==> flow/design.v <==
`timescale 1ns / 1ps
module synch_fifo #(
    parameter   FIFO_WIDTH = 32,                       
    parameter   FIFO_DEPTH = 16,                       
    parameter   FIFO_PTR = 4                           
) (
    input       clk,                                   
    input       rst_n,                                 
    input       fifo_wren,                             
    input       fifo_rden,                             
    input       [FIFO_WIDTH-1:0] fifo_wrdata,          
    output reg  [FIFO_WIDTH-1:0] fifo_rddata,          
    output      fifo_full,                             
    output      fifo_empty,                            
    output      [FIFO_PTR:0] fifo_room_avail,          
    output      [FIFO_PTR:0] fifo_data_avail           
);
reg [FIFO_WIDTH-1:0] mem [0:FIFO_DEPTH-1];       
reg [FIFO_PTR-1:0] wr_ptr, rd_ptr;               
reg [FIFO_PTR:0] count;                          
assign fifo_data_avail = count;
assign fifo_full = (count == FIFO_DEPTH - 1);        
assign fifo_empty = (count == 0);                
assign fifo_room_avail = FIFO_DEPTH - count;
always @(posedge clk or negedge rst_n) begin
    if (!rst_n) begin
        wr_ptr <= 0;
        rd_ptr <= 0;
        count <= 0;
    end else begin
        if (fifo_wren && !fifo_full && !fifo_rden) begin
            mem[wr_ptr] <= fifo_wrdata;
            wr_ptr <= (wr_ptr + 1) % FIFO_DEPTH;
            count <= count + 1;
        end
        if (fifo_rden && !fifo_wren && !fifo_empty) begin
            fifo_rddata <= mem[rd_ptr];
            rd_ptr <= (rd_ptr + 1) % FIFO_DEPTH;
            count <= count - 1;
        end
        if (fifo_wren && fifo_rden && !fifo_full) begin
            if (fifo_empty)
                fifo_rddata <= fifo_wrdata;
            else begin
                mem[wr_ptr] <= fifo_wrdata;
                fifo_rddata <= mem[rd_ptr];
                wr_ptr <= wr_ptr + 1;
                rd_ptr <= rd_ptr + 1;
            end
        end
    end
end
endmodule
Reports on synch_fifo
Tool output for the design above, in the order of the flow.
Lines are those of the file above, counted from 1.
Operators carry their Yosys type and port widths (W data, S select, Z words).
Cell names lack the library's common part.
A cell with n/a has no value.
- top: synch_fifo
- clock: clk
- cell library: sky130hd
- timing corner: tt_025C_1v80

After elaboration
Yosys after proc, flatten, opt, wreduce and memory -nomap, before mapping. Print and check cells are not counted. Equal cells are merged and count once.
- bits in registers at 557
- noted input bits: 36
- noted output and inout bits: 44
- add/sub/neg operators at 5
- noted equality and inequality tests: 31
- noted multiplexer cells: 92
- reduce/logical cells at 16
- operators with widths (kind ; count):
    $mux W32 ; 83
    $pmux W32 S16 ; 1
    $eq A4 B4 Y1 const B ; 16
    $eq A4 B3 Y1 const B ; 8
    $mux W4 ; 6
    $eq A4 B2 Y1 const B ; 4
    $mux W5 ; 2
    $add A4 B1 Y4 const B ; 2
    $eq A4 B1 Y1 const B ; 2
    $logic_not A4 Y1 ; 2
    $logic_and A1 B1 Y1 ; 6
    $add A5 B1 Y5 const B ; 1
    $sub A5 B1 Y5 const B ; 1
    $eq A5 B4 Y1 const B ; 1
    $sub A5 B5 Y5 const A ; 1
    $logic_not A5 Y1 ; 1
    $logic_not A1 Y1 ; 4
    $reduce_bool A2 Y1 ; 2
    $reduce_and A2 Y1 ; 1

Logic depth
Yosys ltp: most cells in a row. Word level: on the elaborated netlist, between registers, memories and ports. Mapped: between sequential cells and ports; inverters and the memories' decode and read muxes count.
- noted depth after elaboration: 8
- noted ABC_AREA: 0
- depth in mapped cells: 13
- noted depth with buffers taken out: 11

After synthesis
The flow's flattened synthesis, as Yosys stat reports it; memories are mapped. The netlist is that of the ABC_AREA named above (0 if unset); the other value can give another one.
The area totals of this step are shown rounded.
- cells by type (cell type ; count):
    edfxtp_1 ; 544
    mux2_2 ; 488
    mux2i_1 ; 48
    a22oi_1 ; 57
    buf_2 ; 78
    mux2_1 ; 33
    a221oi_1 ; 38
    dfrtp_1 ; 13
    buf_6 ; 23
    o22ai_1 ; 40
    o21ai_0 ; 45
    nand2_1 ; 59
    a21oi_1 ; 44
    nand3_4 ; 12
    nand3_1 ; 40
    clkbuf_1 ; 50
    a222oi_1 ; 18
    ha_1 ; 12
Not listed: further types 51, cells in them 255.
- cells in the netlist at 1897
- cell area after synthesis at 0.028 mm2
- noted sequential area: 0.017 mm2
- flip-flops at 557
- buffer cells: 176

Path before layout
Path of least setup slack by OpenSTA after synthesis, without wires, with an ideal clock, recovery checks aside; 20% of the period is set as input and as output delay. Where synthesis merged equal registers, the netlist keeps one of their names.
- path type: input port to flip-flop
- start: input port fifo_wren
- end: register fifo_rddata[0]
- noted clock period: 10.0 ns
- noted library setup time: 0.471 ns
- arrival at 4.985 ns
- noted data required time: 9.529 ns
- path slack: 4.545 ns
- path delay: 3.456 ns
- driving pins on the path: 3
- buffers on the path: 1
- period reached after synthesis: 5.455 ns
"path delay" = arrival - input delay + setup time.
"driving pins on the path" counts driving pins, that of a launching flip-flop among them; a cell with two outputs on the path counts twice.
"period reached after synthesis" is the clock period less the worst setup slack; recovery checks do not enter. This is arithmetic on one report: input and output delays are still those of the set period (20% each).
The rows between start and end are the longest chain of elaborated cells between them; the timing report does not say that the signal goes this way. Where chains are equally long, one stands for them.
A line is the first line of the expression or statement that the cell stems from. Yosys adds cells for indexed reads and writes and turns some case tables into memories.
A register here has more assigning lines than the two given.
Only ways into the end's enable, where the timed path ends, are counted here.
- cell sequence: or3b_2 > clkbuf_1 > a21boi_0
- cells in the longest elaborated chain: 5
- elaborated cells on any way between the ends at 7
- source lines of those cells at 2
- RTL lines, path post-synthesis (item ; RTL line ; source):
    from (decl) ; 9 ; input       fifo_wren,
    $logic_not A1 Y1 ; 36 ; if (fifo_rden && !fifo_wren && !fifo_empty) begin
    $logic_and A1 B1 Y1 x2 ; 36 ;
    $reduce_bool A2 Y1 ; n/a ;
    $reduce_and A2 Y1 ; n/a ;
    to (assign) ; 37 ; fifo_rddata <= mem[rd_ptr];
    to (assign) ; 43 ; fifo_rddata <= fifo_wrdata;
    to (decl) ; 12 ; output reg  [FIFO_WIDTH-1:0] fifo_rddata,

Path in the finished layout
From the final timing report of run 1: the path of least setup slack in the routed layout; clock arrival at registers is part of the times.
- path type: flip-flop to flip-flop
- start: register rd_ptr[2]
- end: register fifo_rddata[12]
- noted clock period: 3.7 ns
- noted library setup time: 0.26 ns
- arrival at 4.29 ns
- noted data required time: 4.05 ns
- path slack: -0.24 ns
- driving pins on the path: 8
- buffers on the path: 4
The rows between start and end are the longest chain of elaborated cells between them; the timing report does not say that the signal goes this way. Where chains are equally long, one stands for them.
A register here has more assigning lines than the two given.
- cell sequence: dfrtp_1 > buf_2 > buf_2 > buf_2 > buf_2 > o21ai_0 > o21ai_0 > a21oi_1
- cells in the longest elaborated chain: 4
- elaborated cells on any way between the ends at 20
- RTL lines, path post-layout (item ; RTL line ; source):
    from (decl) ; 19 ; reg [FIFO_PTR-1:0] wr_ptr, rd_ptr;
    from (assign) ; 38 ; rd_ptr <= (rd_ptr + 1) % FIFO_DEPTH;
    from (assign) ; 48 ; rd_ptr <= rd_ptr + 1;
    $eq A4 B4 Y1 ; 37 ; fifo_rddata <= mem[rd_ptr];
    $pmux W32 S16 ; 37 ;
    $mux W32 ; 36 ; if (fifo_rden && !fifo_wren && !fifo_empty) begin
    $mux W32 ; 41 ; if (fifo_wren && fifo_rden && !fifo_full) begin
    to (assign) ; 37 ;
    to (assign) ; 43 ; fifo_rddata <= fifo_wrdata;
    to (decl) ; 12 ; output reg  [FIFO_WIDTH-1:0] fifo_rddata,

# Flow runs of synch_fifo

Top module synch_fifo; platform sky130hd; tools Yosys and OpenROAD; 4 stored runs in no particular order. Input and output delays are each 20% of the period that was set; the output load is 0.01 pF.
"reached clock period" is the run's clock period less its worst setup slack. It is reckoned from that one timing run; input and output delays stay at 20% of the period that was set.
By "critical path time" is meant the share of the clock period that the worst setup path is allowed (20% is reserved at inputs, 20% at outputs), minus its slack. Clock arrival times at its registers enter into it.
"total power after layout": no workload was simulated; the value follows from the tool's default switching activity.
Measured values are rounded.

Run 1

==> flow/run.sh <==
#!/bin/bash
# the make line also repeats the synthesis and layout settings of config.mk as NAME=value (left out here)
make -C /OpenROAD-flow-scripts/flow DESIGN_CONFIG=/design/flow/config.mk WORK_HOME=/design/flow/orfs CLKGATE_MAP_FILE= finish
==> flow/config.mk <==
export PLATFORM = sky130hd
export DESIGN_NAME = synch_fifo
export DESIGN_NICKNAME = synch_fifo
export VERILOG_FILES = /design/flow/design.v
export SDC_FILE = /design/flow/constraint.sdc
export NUM_CORES = 4
export LEC_CHECK = 0
export CAP_MARGIN = 25
export CELL_PAD_IN_SITES_GLOBAL_PLACEMENT = 2
export CORE_MARGIN = 2
export CORE_UTILIZATION = 40
export CTS_CLUSTER_DIAMETER = 266
export GPL_ROUTABILITY_DRIVEN = 0
export GPL_TIMING_DRIVEN = 0
export HOLD_SLACK_MARGIN = 0.24
export MIN_ROUTING_LAYER = met2
export SLEW_MARGIN = 20
==> flow/constraint.sdc <==
create_clock -name core_clock -period 3.7 [get_ports {clk}]
set_input_delay 0.7400 -clock core_clock [delete_from_list [all_inputs] [get_ports {clk}]]
set_output_delay 0.7400 -clock core_clock [all_outputs]
set_load 0.01 [all_outputs]

Measured in run 1:
- standard-cell area after layout at 0.033 mm2
- critical path time: 3.94 ns
- worst setup path kind: flip-flop to flip-flop
- total power after layout at 28 mW
- worst setup slack after layout at -0.24 ns
- reached clock period at 3.937 ns
- noted the post-route utilization: 47%
- noted the mapped cell area after synthesis: 0.028 mm2
- noted the setup total negative slack: -0.94 ns
- area of the die at 0.072 mm2

Run 2

==> flow/run.sh <==
#!/bin/bash
# the make line also repeats the synthesis and layout settings of config.mk as NAME=value (left out here)
make -C /OpenROAD-flow-scripts/flow DESIGN_CONFIG=/design/flow/config.mk WORK_HOME=/design/flow/orfs CLKGATE_MAP_FILE= finish
==> flow/config.mk <==
export PLATFORM = sky130hd
export DESIGN_NAME = synch_fifo
export DESIGN_NICKNAME = synch_fifo
export VERILOG_FILES = /design/flow/design.v
export SDC_FILE = /design/flow/constraint.sdc
export NUM_CORES = 4
export LEC_CHECK = 0
export CAP_MARGIN = 20
export CORE_MARGIN = 2
export CORE_UTILIZATION = 19
export SLEW_MARGIN = 20
==> flow/constraint.sdc <==
create_clock -name core_clock -period 4.95 [get_ports {clk}]
set_input_delay 0.9900 -clock core_clock [delete_from_list [all_inputs] [get_ports {clk}]]
set_output_delay 0.9900 -clock core_clock [all_outputs]
set_load 0.01 [all_outputs]

Measured in run 2:
- standard-cell area after layout at 0.033 mm2
- critical path time: 2.47 ns
- worst setup path kind: flip-flop to output port
- total power after layout at 18 mW
- worst setup slack after layout at 1.5 ns
- reached clock period at 3.455 ns
- noted the post-route utilization: 22%
- noted the mapped cell area after synthesis: 0.028 mm2
- noted the setup total negative slack: 0.000 ns
- area of the die at 0.15 mm2

Run 3

==> flow/run.sh <==
#!/bin/bash
# the make line also repeats the synthesis and layout settings of config.mk as NAME=value (left out here)
make -C /OpenROAD-flow-scripts/flow DESIGN_CONFIG=/design/flow/config.mk WORK_HOME=/design/flow/orfs CLKGATE_MAP_FILE= finish
==> flow/config.mk <==
export PLATFORM = sky130hd
export DESIGN_NAME = synch_fifo
export DESIGN_NICKNAME = synch_fifo
export VERILOG_FILES = /design/flow/design.v
export SDC_FILE = /design/flow/constraint.sdc
export NUM_CORES = 4
export LEC_CHECK = 0
export CAP_MARGIN = 15
export CELL_PAD_IN_SITES_GLOBAL_PLACEMENT = 2
export CORE_MARGIN = 6
export CORE_UTILIZATION = 44
export CTS_CLUSTER_DIAMETER = 316
export CTS_CLUSTER_SIZE = 85
export GPL_ROUTABILITY_DRIVEN = 0
export GPL_TIMING_DRIVEN = 0
export HOLD_SLACK_MARGIN = 0.24
export PLACE_DENSITY = 0.4
export SETUP_SLACK_MARGIN = -0.29
export SLEW_MARGIN = 5
export TNS_END_PERCENT = 100
==> flow/constraint.sdc <==
create_clock -name core_clock -period 10.0 [get_ports {clk}]
set_input_delay 2.0000 -clock core_clock [delete_from_list [all_inputs] [get_ports {clk}]]
set_output_delay 2.0000 -clock core_clock [all_outputs]
set_load 0.01 [all_outputs]

Measured in run 3:
- standard-cell area after layout at 0.031 mm2
- critical path time: 2.57 ns
- worst setup path kind: flip-flop to output port
- total power after layout at 8.4 mW
- worst setup slack after layout at 5.4 ns
- reached clock period at 4.575 ns
- noted the post-route utilization: 49%
- noted the mapped cell area after synthesis: 0.028 mm2
- noted the setup total negative slack: 0.000 ns
- area of the die at 0.07 mm2

Run 4

==> flow/run.sh <==
#!/bin/bash
# the make line also repeats the synthesis and layout settings of config.mk as NAME=value (left out here)
make -C /OpenROAD-flow-scripts/flow DESIGN_CONFIG=/design/flow/config.mk WORK_HOME=/design/flow/orfs CLKGATE_MAP_FILE= finish
==> flow/config.mk <==
export PLATFORM = sky130hd
export DESIGN_NAME = synch_fifo
export DESIGN_NICKNAME = synch_fifo
export VERILOG_FILES = /design/flow/design.v
export SDC_FILE = /design/flow/constraint.sdc
export NUM_CORES = 4
export LEC_CHECK = 0
export CAP_MARGIN = 25
export CELL_PAD_IN_SITES_DETAIL_PLACEMENT = 2
export CORE_MARGIN = 4
export CORE_UTILIZATION = 60
export CTS_CLUSTER_DIAMETER = 283
export GPL_ROUTABILITY_DRIVEN = 1
export GPL_TIMING_DRIVEN = 1
export MAX_ROUTING_LAYER = met5
export MIN_ROUTING_LAYER = met2
export PLACE_DENSITY_LB_ADDON = 0.09
export SLEW_MARGIN = 20
export TNS_END_PERCENT = 55
==> flow/constraint.sdc <==
create_clock -name core_clock -period 4.16 [get_ports {clk}]
set_input_delay 0.8320 -clock core_clock [delete_from_list [all_inputs] [get_ports {clk}]]
set_output_delay 0.8320 -clock core_clock [all_outputs]
set_load 0.01 [all_outputs]

Run 4: no final report: placement broke off with DPL-0033.
